==> flow/design.v <==
module INV_IP #(parameter IP_WIDTH = 6) (
    IN_1, IN_2,
    OUT_INV
);
input  [IP_WIDTH-1:0] IN_1, IN_2;
output [IP_WIDTH-1:0] OUT_INV;
parameter LOOP_IDX = 8;
genvar i;
reg [IP_WIDTH-1:0] old_r [0:LOOP_IDX-1];
reg [IP_WIDTH-1:0] r [0:LOOP_IDX-1];
reg [IP_WIDTH-1:0] q [0:LOOP_IDX-1];
reg signed [IP_WIDTH-1:0] old_t [0:LOOP_IDX-1];
reg [3:0] index [1:LOOP_IDX-1];
reg signed [IP_WIDTH-1:0] t [0:LOOP_IDX-1];
generate
for(i=0;i<LOOP_IDX;i=i+1) begin: loop_old_r
    always@(*) begin
        if(i==0) begin
            old_r[0] = (IN_1 > IN_2)? IN_1:IN_2;
        end
        else begin
            old_r[i] = r[i-1];        
        end
    end
end
endgenerate
generate
for(i=0;i<LOOP_IDX;i=i+1) begin: loop_r
    always@(*) begin
        if(i==0) begin
            r[0] = (IN_1 > IN_2)? IN_2:IN_1;
        end
        else begin
            if(r[i-1]!=0)
                r[i] = old_r[i-1] - q[i-1] * r[i-1];
            else
                r[i] = 0;
        end
    end
end
endgenerate
generate
for(i=0;i<LOOP_IDX;i=i+1) begin: loop_q
    always@(*) begin
        if(r[i]!=0)
            q[i] = old_r[i] / r[i];
        else
            q[i] = 0;
    end
end
endgenerate
generate
for(i=0;i<LOOP_IDX;i=i+1) begin: loop_old_t
    always@(*) begin
        if(i==0) begin
            old_t[0] = 0;    
        end
        else begin
            if(r[i-1]!=0) begin
                old_t[i] = t[i-1];
            end
            else
                old_t[i] = 0;
        end
    end
end
endgenerate
generate
for(i=1;i<LOOP_IDX;i=i+1) begin: loop_index
    always@(*) begin
            if(r[i-1]!=0) begin
                index[i] = i;
            end
            else
                index[i] = index[i-1];
    end
end
endgenerate
generate
for(i=0;i<LOOP_IDX;i=i+1) begin: loop_t
    always@(*) begin
        if(i==0) begin
            t[0] = 1;    
        end
        else begin
            if(r[i-1]!=0)
                t[i] = old_t[i-1] - q[i-1] * t[i-1];
            else
                t[i] = 0;
        end
    end
end
endgenerate
assign OUT_INV = (old_t[index[LOOP_IDX-1]][IP_WIDTH-1]==1)? old_t[index[LOOP_IDX-1]]+old_r[0]:old_t[index[LOOP_IDX-1]];
endmodule
module EC_TOP(
    clk, rst_n, in_valid,
    in_Px, in_Py, in_Qx, in_Qy, in_prime, in_a,
    out_valid, out_Rx, out_Ry
);
input clk, rst_n, in_valid;
input [6-1:0] in_Px, in_Py, in_Qx, in_Qy, in_prime, in_a;
output reg out_valid;
output reg [6-1:0] out_Rx, out_Ry;
localparam S_IDLE = 0;
localparam S_IN_DATA = 1;
localparam S_P_ADD = 2;
localparam S_P_DOU = 3;
localparam S_XR_YR = 4;
localparam S_OUT = 5;
parameter IP_WIDTH = 6;
reg [2:0] current_state, next_state;
reg [3:0] cnt_s_p;
reg [2:0] cnt_xr_yr;
reg [5:0] px_reg;
reg [5:0] py_reg;
reg [5:0] qx_reg;
reg [5:0] qy_reg;
reg [5:0] a_reg;
reg [5:0] prime_reg;
wire [5:0] p_sub_xp;
wire [5:0] p_sub_yp;
wire [5:0] p_sub_xq;
wire [5:0] p_sub_xr;
wire [6:0] xq_xp1;
wire [6:0] yq_yp1;
wire [7:0] xr_w;
wire [6:0] xp2_3_a;
reg [5:0] xr_reg ;
reg [5:0] s_reg;
reg [11:0] mod_in;
wire [5:0] mod_out;
reg [IP_WIDTH-1:0]  IN_2;
wire [IP_WIDTH-1:0] OUT_INV;
reg [5:0] yp2_ip;
wire [6:0] xp_xr1;
wire [11:0]mul_out;
reg [5:0] mul_in1, mul_in2;
wire [6:0] s_xp_xr1_yp1;
always@(posedge clk or negedge rst_n) begin
    if(!rst_n)
        current_state <= S_IDLE;
    else
        current_state <= next_state;
end
always@(*) begin
    case (current_state)
        S_IDLE:    next_state = in_valid? S_IN_DATA:S_IDLE;
        S_IN_DATA: next_state = (px_reg==qx_reg && py_reg==qy_reg)? S_P_DOU:S_P_ADD;
        S_P_ADD:   next_state = (cnt_s_p==4)? S_XR_YR:S_P_ADD;
        S_P_DOU:   next_state = (cnt_s_p==8)? S_XR_YR:S_P_DOU;
        S_XR_YR:   next_state = (cnt_xr_yr==6)? S_OUT:S_XR_YR;
        S_OUT:     next_state = S_IDLE;
        default: next_state = S_IDLE;
    endcase
end
always @(posedge clk or negedge rst_n) begin
    if (!rst_n) 
        cnt_s_p <= 0;    
    else begin
        if(current_state==S_P_ADD && cnt_s_p<=3)
            cnt_s_p <= cnt_s_p + 1;
        else if(current_state==S_P_DOU && cnt_s_p<=7)
            cnt_s_p <= cnt_s_p + 1;
        else
            cnt_s_p <= 0;
    end  
end
always @(posedge clk or negedge rst_n) begin
    if (!rst_n) 
        cnt_xr_yr <= 0;    
    else begin
        if(current_state==S_XR_YR && cnt_xr_yr<=5)
            cnt_xr_yr <= cnt_xr_yr + 1;
        else
            cnt_xr_yr <= 0;
    end  
end
always@(posedge clk or negedge rst_n) begin
    if(!rst_n) 
        px_reg <= 0;
    else begin
        if(in_valid)
            px_reg <= in_Px;
    end
end
always@(posedge clk or negedge rst_n) begin
    if(!rst_n) 
        py_reg <= 0;
    else begin
        if(in_valid)
            py_reg <= in_Py;
    end
end
always@(posedge clk or negedge rst_n) begin
    if(!rst_n) 
        qx_reg <= 0;
    else begin
        if(in_valid)
            qx_reg <= in_Qx;
    end
end
always@(posedge clk or negedge rst_n) begin
    if(!rst_n) 
        qy_reg <= 0;
    else begin
        if(in_valid)
            qy_reg <= in_Qy;
    end
end
always@(posedge clk or negedge rst_n) begin
    if(!rst_n) 
        a_reg <= 0;
    else begin
        if(in_valid)
            a_reg <= in_a;
    end
end
always@(posedge clk or negedge rst_n) begin
    if(!rst_n) 
        prime_reg <= 2;
    else begin
        if(in_valid)
            prime_reg <= in_prime;
    end
end
assign p_sub_xp = prime_reg - px_reg;
assign p_sub_yp = prime_reg - py_reg;
assign p_sub_xq = prime_reg - qx_reg;
assign p_sub_xr = prime_reg - mod_out;
assign xq_xp1 = qx_reg + p_sub_xp;    
assign yq_yp1 = qy_reg + p_sub_yp;    
assign xr_w = mod_out + p_sub_xp + p_sub_xq;  
assign xp_xr1 = px_reg + p_sub_xr;
assign s_xp_xr1_yp1 = mod_out + p_sub_yp;
assign xp2_3_a = mod_out + a_reg;
always@(posedge clk or negedge rst_n) begin
    if(!rst_n)
        s_reg <= 0;
    else begin
        if(current_state==S_P_ADD && cnt_s_p==4 || current_state==S_P_DOU && cnt_s_p==8)
            s_reg <= mod_out;
    end
end
always @(posedge clk or negedge rst_n) begin
    if (!rst_n) begin
       xr_reg <= 0;
    end
    else begin
        if(cnt_xr_yr==2) 
            xr_reg <= mod_out;
    end
end
always @(posedge clk or negedge rst_n) begin
    if(!rst_n)
        mod_in <= 0;
    else begin
        if(current_state==S_P_ADD) begin
            case(cnt_s_p)
                'd0: mod_in <= xq_xp1;
                'd1: mod_in <= yq_yp1;
                'd3: mod_in <= mul_out;
            endcase
        end
        else if(current_state==S_P_DOU) begin
            case(cnt_s_p)
                'd0: mod_in <= {py_reg, 1'b0};
                'd2: mod_in <= mul_out;
                'd4: mod_in <= mul_out;
                'd5: mod_in <= xp2_3_a;
                'd7: mod_in <= mul_out;
            endcase
        end
        else if(current_state==S_XR_YR) begin
             case(cnt_xr_yr)
                'd0: mod_in <= mul_out;
                'd1: mod_in <= xr_w;
                'd2: mod_in <= xp_xr1;
                'd4: mod_in <= mul_out;
                'd5: mod_in <= s_xp_xr1_yp1;
            endcase
        end
    end
end
assign mod_out = mod_in % prime_reg;
always@(posedge clk or negedge rst_n) begin
    if(!rst_n)
        IN_2 <= 0;
    else begin
        if((current_state==S_P_ADD || current_state==S_P_DOU) && cnt_s_p==1) begin
            IN_2 <= mod_out;
        end
    end
end
INV_IP #(.IP_WIDTH(IP_WIDTH)) I_INV_IP ( .IN_1(prime_reg), .IN_2(IN_2), . OUT_INV(OUT_INV));
always@(posedge clk or negedge rst_n) begin
    if(!rst_n) 
        yp2_ip <= 0;
    else begin
        if(current_state==S_P_DOU && cnt_s_p==2)
            yp2_ip <= OUT_INV;
    end
end
always @(posedge clk or negedge rst_n) begin
    if(!rst_n)
        mul_in1 <= 0;
    else begin
         if(current_state==S_P_ADD) begin
            case(cnt_s_p)
                'd2: mul_in1 <= mod_out;
                'd4: mul_in1 <= mod_out;
            endcase
        end
        else if(current_state==S_P_DOU) begin
            case(cnt_s_p)
                'd1: mul_in1 <= px_reg;
                'd3: mul_in1 <= 3;
                'd6: mul_in1 <= mod_out;
                'd8: mul_in1 <= mod_out;
            endcase
        end
        else if(current_state==S_XR_YR) begin
            case(cnt_xr_yr)
                'd3: mul_in1 <= s_reg;
            endcase
        end
    end
end
always @(posedge clk or negedge rst_n) begin
    if(!rst_n)
        mul_in2 <= 0;
    else begin
         if(current_state==S_P_ADD) begin
            case(cnt_s_p)
                'd2: mul_in2 <= OUT_INV;
                'd4: mul_in2 <= mod_out;
            endcase
        end
        else if(current_state==S_P_DOU) begin
            case(cnt_s_p)
                'd1: mul_in2 <= px_reg;
                'd3: mul_in2 <= mod_out;
                'd6: mul_in2 <= yp2_ip;
                'd8: mul_in2 <= mod_out;
            endcase
        end
        else if(current_state==S_XR_YR) begin
            case(cnt_xr_yr)
                'd3: mul_in2 <= mod_out;
            endcase
        end
    end
end
assign mul_out = mul_in1 * mul_in2;
always @(posedge clk or negedge rst_n) begin
    if(!rst_n)
        out_valid <= 0;
    else begin
        if(cnt_xr_yr==6)
            out_valid <= 1;
        else
            out_valid <= 0;
    end
end
always @(posedge clk or negedge rst_n) begin
    if(!rst_n)
        out_Rx <= 0;
    else begin
        if(cnt_xr_yr==6)
            out_Rx <= xr_reg;
        else
            out_Rx <= 0;
    end
end
always @(posedge clk or negedge rst_n) begin
    if(!rst_n)
        out_Ry <= 0;
    else begin
        if(cnt_xr_yr==6)
            out_Ry <= mod_out;
        else
            out_Ry <= 0;
    end
end
endmodule
Lab notebook: EC_TOP

* Step by step through the tools: EC_TOP
Module EC_TOP before and after one edit of its RTL, step after step.
Lines under "unedited" count in the file above, lines under "edited" in the edited file.
"difference" is "edited" less "unedited", of the values as shown; "relative change" is that difference over "unedited", in percent.
Library cell names are shortened.
Not given: --
- Top module :: EC_TOP
- Clock port :: clk
- Standard-cell library :: sky130hd
- Corner :: tt_025C_1v80

* Diff
The edit as a unified diff against the file above.
The edit is scripted: it alters the design's behaviour and was not made to optimise anything.
#+begin_src diff
@@ -230,5 +230,5 @@
 assign p_sub_xr = prime_reg - mod_out;
 assign xq_xp1 = qx_reg + p_sub_xp;    
-assign yq_yp1 = qy_reg + p_sub_yp;    
+assign yq_yp1 = qy_reg * p_sub_yp;    
 assign xr_w = mod_out + p_sub_xp + p_sub_xq;  
 assign xp_xr1 = px_reg + p_sub_xr;
#+end_src

* Word-level counts
Source: Yosys, flattened and elaborated. Widths are those after wreduce. Registers that Yosys merges into a memory's read port (data or address) are not register bits. Print and check cells do not count.
** Cells by class
- reduce/logical cells :: unedited 32, edited 32, difference 0, relative change 0.00%
- mux-type cells :: unedited 66, edited 66, difference 0, relative change 0.00%
- eq/ne operators :: unedited 33, edited 33, difference 0, relative change 0.00%
- $mul :: unedited 12, edited 13, difference +1, relative change +8.33%
- $add $sub $neg :: unedited 26, edited 25, difference -1, relative change -3.85%
- order comparisons :: unedited 4, edited 4, difference 0, relative change 0.00%
- divide/modulo/power cells :: unedited 7, edited 7, difference 0, relative change 0.00%
** Operator list
- adder 6 x 6 -> 7 bit :: unedited 6, edited 5, difference -1, relative change -16.67%
- multiplier 6 x 6 -> 7 bit :: unedited 0, edited 1, difference +1
Operator kinds equal on both sides are left out: 47.
** Word-level totals
- flip-flop bits (word level) :: unedited 107, edited 107, difference 0, relative change 0.00%
- output and inout bits :: unedited 13, edited 13, difference 0, relative change 0.00%
- input bits :: unedited 39, edited 39, difference 0, relative change 0.00%

* Longest topological paths
Yosys ltp: most cells in a row. Word level: on the elaborated netlist, between registers, memories and ports. Mapped: between sequential cells and ports; inverters and the memories' decode and read muxes count.
** Logic depth
- depth after elaboration :: unedited 40, edited 40, difference 0, relative change 0.00%
- ABC_AREA :: unedited 0, edited 0
- mapped depth :: unedited 359, edited 356, difference -3, relative change -0.84%

* After synthesis
Yosys stat after the flow's synthesis: flattened, memories mapped to cells. It holds for the ABC_AREA given above (unset counts as 0); a run with the other value may have another netlist.
** Mapped netlist
- standard cells after synthesis :: unedited 3098, edited 3201, difference +103, relative change +3.32%
- buffers :: unedited 94, edited 98, difference +4, relative change +4.26%
- flip-flops :: unedited 110, edited 110, difference 0, relative change 0.00%
- chip area (Yosys) (um^2) :: unedited 24641.1, edited 25254.2, difference +613.1, relative change +2.49%
** Cells by type
- nand2_1 :: unedited 234, edited 283, difference +49, relative change +20.94%
- nor2_1 :: unedited 299, edited 319, difference +20, relative change +6.69%
- and2_1 :: unedited 31, edited 47, difference +16, relative change +51.61%
- or3_1 :: unedited 31, edited 17, difference -14, relative change -45.16%
- or2_2 :: unedited 22, edited 35, difference +13, relative change +59.09%
- xnor2_1 :: unedited 151, edited 162, difference +11, relative change +7.28%
- inv_1 :: unedited 292, edited 302, difference +10, relative change +3.42%
- o31ai_1 :: unedited 25, edited 35, difference +10, relative change +40.00%
- a21oi_1 :: unedited 190, edited 181, difference -9, relative change -4.74%
- nand3_1 :: unedited 33, edited 42, difference +9, relative change +27.27%
- fa_1 :: unedited 109, edited 117, difference +8, relative change +7.34%
- a211oi_1 :: unedited 17, edited 10, difference -7, relative change -41.18%
- o211ai_1 :: unedited 15, edited 8, difference -7, relative change -46.67%
- o22ai_1 :: unedited 21, edited 15, difference -6, relative change -28.57%
- a22oi_1 :: unedited 15, edited 21, difference +6, relative change +40.00%
- nand4_1 :: unedited 13, edited 19, difference +6, relative change +46.15%
- o21ai_1 :: unedited 11, edited 5, difference -6, relative change -54.55%
- a21o_1 :: unedited 86, edited 91, difference +5, relative change +5.81%
Cell types equal on both sides are left out: 21.
The list need not be complete.
By module: a second synthesis without flattening, with its own total; a netlist apart from the flattened one above.
** Unflattened totals
- cell total of the unflattened synthesis :: unedited 3256, edited 3328, difference +72, relative change +2.21%
- area (unflattened synthesis) (um^2) :: unedited 25717.2, edited 26271.4, difference +554.2, relative change +2.15%
Rows give one instance, submodules left out.
** By module, unedited
- INV_IP #(IP_WIDTH=6) :: instances 1, cells 1864, sequential area 0.0 um^2, area 13850.8 um^2
- EC_TOP :: instances 1, cells 1392, sequential area 2755.1 um^2, area 11866.4 um^2
** By module, edited
- INV_IP #(IP_WIDTH=6) :: instances 1, cells 1916, sequential area 0.0 um^2, area 14108.5 um^2
- EC_TOP :: instances 1, cells 1412, sequential area 2755.1 um^2, area 12162.9 um^2

* Worst setup path after synthesis
Path of least setup slack by OpenSTA after synthesis, without wires, with an ideal clock, recovery checks aside; 20% of the period is set as input and as output delay. Where synthesis merged equal registers, the netlist keeps one of their names.
** Path post-synthesis
- kind :: unedited register to register, edited register to register
- start :: unedited register prime_reg[0], edited register prime_reg[0]
- end :: unedited register mul_in2[5], edited register yp2_ip[4]
- setup time (ps) :: unedited 121, edited 128, difference +7
- time at the first pin (ps) :: unedited 0, edited 0, difference 0
- arrival time (ps) :: unedited 66744, edited 66561, difference -183, relative change -0.27%
- driving pins on the path :: unedited 339, edited 343, difference +4, relative change +1.18%
- clock period (ps) :: unedited 77000, edited 77000, difference 0, relative change 0.00%
- slack (ps) :: unedited 10134, edited 10311, difference +177
- path delay (ps) :: unedited 66865, edited 66689, difference -176, relative change -0.26%
- synthesis period reached (ps) :: unedited 66866, edited 66689, difference -177, relative change -0.26%
"path delay" = arrival - input delay + setup time.
"driving pins on the path" counts driving pins, that of a launching flip-flop among them; a cell with two outputs on the path counts twice.
"synthesis period reached" = period - worst setup slack (recovery checks aside). The figure is calculated, with input and output delays left at 20% of the set period.
Between the ends stands the longest chain of elaborated cells between them, by number of cells; it is not shown to be the way that was timed. Of several equally long chains one is given.
Each line given opens the expression or statement behind the cell; cells for indexed reads and writes are added by Yosys, which also makes memories of some case tables.
A register here has more assigning lines than the two given.
On the way, post-synthesis, unedited:
- Cells stage by stage :: dfrtp_1 > clkbuf_1 > clkinv_1 > ha_1 > nor2b_1 > o2111ai_2 > a31oi_2 > buf_2 > clkbuf_1 > clkbuf_1 > nor2_1 > a21oi_1 > ha_1 > o21a_1 > nor2_1 > nor2_1 > nor2_1 > a21oi_1 > (+303 left out) > ha_1 > o41a_1 > xnor3_1 > xnor2_1 > and3_1 > o2111ai_2 > buf_6 > mux2i_1 > a21oi_1 > inv_1 > ha_1 > a21o_1 > a21oi_1 > o21bai_1 > a21oi_1 > xor2_1 > nor3b_1 > o22a_1
- Length of the longest elaborated chain :: 40
- Elaborated cells on any way between the ends :: 89
- Those cells by class :: 13 x add/sub; 11 x mul; 7 x div; 1 x compare; 7 x eq/ne; 42 x mux; 8 x reduce/logical
** Ends and longest elaborated chain, post-synthesis, unedited
- start: declaration :: RTL line 120 : reg [5:0] prime_reg;
- start: assignment :: RTL line 221 : prime_reg <= 2;
- start: assignment :: RTL line 224 : prime_reg <= in_prime;
- > comparator 6 bit :: RTL line 19 : old_r[0] = (IN_1 > IN_2)? IN_1:IN_2;
- two-way mux 6 bit :: RTL line 19
- divider 6 x 6 -> 6 bit :: RTL line 46 : q[i] = old_r[i] / r[i];
- two-way mux 6 bit :: RTL line 45 : if(r[i]!=0)
- multiplier 6 x 6 -> 6 bit :: RTL line 35 : r[i] = old_r[i-1] - q[i-1] * r[i-1];
- subtractor 6 bit :: RTL line 35
- two-way mux 6 bit :: RTL line 34 : if(r[i-1]!=0)
- (+26 left out)
- two-way mux 3 bit :: RTL line 71 : if(r[i-1]!=0) begin
- equality test 3 bit :: RTL line 94 : assign OUT_INV = (old_t[index[LOOP_IDX-1]][IP_WIDTH-1]==1)? old_t[index[LOOP_IDX-1]]+old_r[0]:old_t[index[LOOP ...
- parallel mux 6 bit (select 8 bit) :: RTL line 94
- adder 6 bit :: RTL line 94
- two-way mux 6 bit :: RTL line 94
- parallel mux 6 bit (select 2 bit) :: RTL line 334 : case(cnt_s_p)
- two-way mux 6 bit :: RTL line 333 : if(current_state==S_P_ADD) begin
- end: assignment :: RTL line 336 : 'd4: mul_in2 <= mod_out;
- end: assignment :: RTL line 341 : 'd1: mul_in2 <= px_reg;
- end: declaration :: RTL line 138 : reg [5:0] mul_in1, mul_in2;
On the way, post-synthesis, edited:
- Cells stage by stage :: dfrtp_1 > inv_1 > ha_1 > nand2_1 > nor2_1 > a31oi_2 > buf_2 > buf_1 > nor2_1 > a21oi_1 > ha_1 > o21a_1 > or2_2 > and2_0 > nor2_1 > a21oi_1 > ha_1 > o21ai_0 > (+307 left out) > nor3_1 > and3_1 > inv_1 > nor2_1 > a21boi_2 > mux2_2 > a211oi_1 > inv_1 > ha_1 > inv_1 > fa_1 > inv_1 > a21o_1 > a21oi_1 > xor2_1 > nor2_1 > o21ai_0 > nand3_1
- Length of the longest elaborated chain :: 38
- Elaborated cells on any way between the ends :: 82
- Those cells by class :: 13 x add/sub; 11 x mul; 6 x div; 1 x compare; 7 x eq/ne; 36 x mux; 8 x reduce/logical
** Ends and longest elaborated chain, post-synthesis, edited
- start: declaration :: RTL line 120 : reg [5:0] prime_reg;
- start: assignment :: RTL line 221 : prime_reg <= 2;
- start: assignment :: RTL line 224 : prime_reg <= in_prime;
- > comparator 6 bit :: RTL line 19 : old_r[0] = (IN_1 > IN_2)? IN_1:IN_2;
- two-way mux 6 bit :: RTL line 19
- divider 6 x 6 -> 6 bit :: RTL line 46 : q[i] = old_r[i] / r[i];
- two-way mux 6 bit :: RTL line 45 : if(r[i]!=0)
- multiplier 6 x 6 -> 6 bit :: RTL line 35 : r[i] = old_r[i-1] - q[i-1] * r[i-1];
- subtractor 6 bit :: RTL line 35
- two-way mux 6 bit :: RTL line 34 : if(r[i-1]!=0)
- (+24 left out)
- two-way mux 6 bit :: RTL line 34
- nonzero test 6 bit :: RTL line 71 : if(r[i-1]!=0) begin
- two-way mux 3 bit :: RTL line 71
- equality test 3 bit :: RTL line 94 : assign OUT_INV = (old_t[index[LOOP_IDX-1]][IP_WIDTH-1]==1)? old_t[index[LOOP_IDX-1]]+old_r[0]:old_t[index[LOOP ...
- parallel mux 6 bit (select 8 bit) :: RTL line 94
- adder 6 bit :: RTL line 94
- two-way mux 6 bit :: RTL line 94
- end: assignment :: RTL line 298 : yp2_ip <= 0;
- end: assignment :: RTL line 301 : yp2_ip <= OUT_INV;
- end: declaration :: RTL line 135 : reg [5:0] yp2_ip;

* Worst path after layout
Path of least setup slack in the final report of the runs of pair A (OpenROAD, finished layout, wires in). Where an end is a register, its clock arrival counts in the times.
The report prints the path's times to 10 ps; the period is as set.
** Path after layout
- kind :: unedited register to register, edited register to register
- start :: unedited register prime_reg[4], edited register IN_2[1]
- end :: unedited register mul_in2[5], edited register mul_in2[5]
- clock period (ps) :: unedited 77000, edited 77000, difference 0, relative change 0.00%
- driving pins on the path :: unedited 333, edited 327, difference -6, relative change -1.80%
- arrival time (ps) :: unedited 71000, edited 71190, difference +190, relative change +0.27%
- slack (ps) :: unedited 6270, edited 6110, difference -160
- time at the first pin (ps) :: unedited 360, edited 380, difference +20, relative change +5.56%
- setup time (ps) :: unedited 100, edited 70, difference -30
Between the ends stands the longest chain of elaborated cells between them, by number of cells; it is not shown to be the way that was timed. Of several equally long chains one is given.
A register here has more assigning lines than the two given.
On the way, after layout, unedited:
- Cells stage by stage :: dfrtp_1 > ha_1 > and2_1 > o2111ai_2 > a31oi_4 > nor2_1 > a21oi_1 > ha_1 > o21a_1 > nor2_1 > nor2_1 > nor2_1 > a21oi_1 > ha_1 > nand2_1 > a311oi_2 > a2111oi_1 > or3_1 > (+297 left out) > fa_1 > ha_1 > o41a_1 > xnor3_1 > xnor2_1 > and3_1 > o2111ai_4 > mux2i_1 > a21oi_1 > inv_1 > ha_1 > a21o_1 > a21oi_1 > o21bai_1 > a21oi_1 > xor2_1 > nor3b_1 > o22a_1
- Length of the longest elaborated chain :: 40
- Elaborated cells on any way between the ends :: 89
- Those cells by class :: 13 x add/sub; 11 x mul; 7 x div; 1 x compare; 7 x eq/ne; 42 x mux; 8 x reduce/logical
** Ends and longest elaborated chain, after layout, unedited
- start: declaration :: RTL line 120 : reg [5:0] prime_reg;
- start: assignment :: RTL line 221 : prime_reg <= 2;
- start: assignment :: RTL line 224 : prime_reg <= in_prime;
- > comparator 6 bit :: RTL line 19 : old_r[0] = (IN_1 > IN_2)? IN_1:IN_2;
- two-way mux 6 bit :: RTL line 19
- divider 6 x 6 -> 6 bit :: RTL line 46 : q[i] = old_r[i] / r[i];
- two-way mux 6 bit :: RTL line 45 : if(r[i]!=0)
- multiplier 6 x 6 -> 6 bit :: RTL line 35 : r[i] = old_r[i-1] - q[i-1] * r[i-1];
- subtractor 6 bit :: RTL line 35
- two-way mux 6 bit :: RTL line 34 : if(r[i-1]!=0)
- (+26 left out)
- two-way mux 3 bit :: RTL line 71 : if(r[i-1]!=0) begin
- equality test 3 bit :: RTL line 94 : assign OUT_INV = (old_t[index[LOOP_IDX-1]][IP_WIDTH-1]==1)? old_t[index[LOOP_IDX-1]]+old_r[0]:old_t[index[LOOP ...
- parallel mux 6 bit (select 8 bit) :: RTL line 94
- adder 6 bit :: RTL line 94
- two-way mux 6 bit :: RTL line 94
- parallel mux 6 bit (select 2 bit) :: RTL line 334 : case(cnt_s_p)
- two-way mux 6 bit :: RTL line 333 : if(current_state==S_P_ADD) begin
- end: assignment :: RTL line 336 : 'd4: mul_in2 <= mod_out;
- end: assignment :: RTL line 341 : 'd1: mul_in2 <= px_reg;
- end: declaration :: RTL line 138 : reg [5:0] mul_in1, mul_in2;
On the way, after layout, edited:
- Cells stage by stage :: dfrtp_1 > inv_1 > ha_1 > nor2b_1 > o21ai_2 > a31oi_2 > nor2_1 > a21oi_1 > inv_1 > ha_1 > o21a_1 > or2_2 > and2_0 > nor2_1 > a21oi_1 > ha_1 > o21ai_0 > mux2i_1 > (+291 left out) > fa_1 > ha_1 > xnor2_1 > nor3_1 > and3_1 > nand4_1 > a21boi_2 > mux2_2 > a211oi_1 > inv_1 > ha_1 > a21o_1 > a21oi_1 > o21bai_1 > a21oi_1 > xnor2_1 > o211ai_1 > a31oi_1
- Length of the longest elaborated chain :: 40
- Elaborated cells on any way between the ends :: 84
- Those cells by class :: 13 x add/sub; 11 x mul; 6 x div; 1 x compare; 7 x eq/ne; 38 x mux; 8 x reduce/logical
** Ends and longest elaborated chain, after layout, edited
- start: declaration :: RTL line 133 : reg [IP_WIDTH-1:0]  IN_2;
- start: assignment :: RTL line 288 : IN_2 <= 0;
- start: assignment :: RTL line 291 : IN_2 <= mod_out;
- > comparator 6 bit :: RTL line 19 : old_r[0] = (IN_1 > IN_2)? IN_1:IN_2;
- two-way mux 6 bit :: RTL line 19
- divider 6 x 6 -> 6 bit :: RTL line 46 : q[i] = old_r[i] / r[i];
- two-way mux 6 bit :: RTL line 45 : if(r[i]!=0)
- multiplier 6 x 6 -> 6 bit :: RTL line 35 : r[i] = old_r[i-1] - q[i-1] * r[i-1];
- subtractor 6 bit :: RTL line 35
- two-way mux 6 bit :: RTL line 34 : if(r[i-1]!=0)
- (+26 left out)
- two-way mux 3 bit :: RTL line 71 : if(r[i-1]!=0) begin
- equality test 3 bit :: RTL line 94 : assign OUT_INV = (old_t[index[LOOP_IDX-1]][IP_WIDTH-1]==1)? old_t[index[LOOP_IDX-1]]+old_r[0]:old_t[index[LOOP ...
- parallel mux 6 bit (select 8 bit) :: RTL line 94
- adder 6 bit :: RTL line 94
- two-way mux 6 bit :: RTL line 94
- parallel mux 6 bit (select 2 bit) :: RTL line 334 : case(cnt_s_p)
- two-way mux 6 bit :: RTL line 333 : if(current_state==S_P_ADD) begin
- end: assignment :: RTL line 336 : 'd4: mul_in2 <= mod_out;
- end: assignment :: RTL line 341 : 'd1: mul_in2 <= px_reg;
- end: declaration :: RTL line 138 : reg [5:0] mul_in1, mul_in2;

* Layout results
Both versions went through the flow (Yosys, OpenROAD) with the same settings in each pair. Constraints: input delay and output delay 20% of the set period each, output load 0.01 pF.
Flow settings, pair A:
- period_ns :: 77.0
- CAP_MARGIN :: 20
- CORE_MARGIN :: 2
- CORE_UTILIZATION :: 40
- SLEW_MARGIN :: 20
** Results, pair A
- full die area (um^2) :: unedited 63604.8, edited 65160.2, difference +1555.4, relative change +2.45%
- worst hold slack in the final report (ps) :: unedited 429, edited 438, difference +9
- worst setup slack after layout (ps) :: unedited 6267, edited 6115, difference -152
- achieved clock period (ps) :: unedited 70733, edited 70885, difference +152, relative change +0.21%
- standard-cell area after routing (um^2) :: unedited 26387.8, edited 27103.5, difference +715.7, relative change +2.71%
- post-synthesis cell area (um^2) :: unedited 24641.1, edited 25254.2, difference +613.1, relative change +2.49%
Flow settings, pair B:
- CAP_MARGIN :: 40
- CORE_MARGIN :: 3
- CORE_UTILIZATION :: 43
- CTS_CLUSTER_SIZE :: 55
- GPL_TIMING_DRIVEN :: 0
- HOLD_SLACK_MARGIN :: 0.2
- SETUP_SLACK_MARGIN :: 5.0
- SLEW_MARGIN :: 0
- TNS_END_PERCENT :: 5
- period_ns :: 42.2
** Results, pair B
- full die area (um^2) :: unedited 60213.8, edited 61675.2, difference +1461.4, relative change +2.43%
- worst hold slack in the final report (ps) :: unedited 443, edited 444, difference +1
- worst setup slack after layout (ps) :: unedited -21312, edited -20360, difference +952
- achieved clock period (ps) :: unedited 63512, edited 62560, difference -952, relative change -1.50%
- standard-cell area after routing (um^2) :: unedited 31186.2, edited 30640.6, difference -545.6, relative change -1.75%
- post-synthesis cell area (um^2) :: unedited 24641.1, edited 25254.2, difference +613.1, relative change +2.49%
"achieved clock period" is the run's clock period less its worst setup slack. It is reckoned from that one timing run; input and output delays stay at 20% of the period that was set.
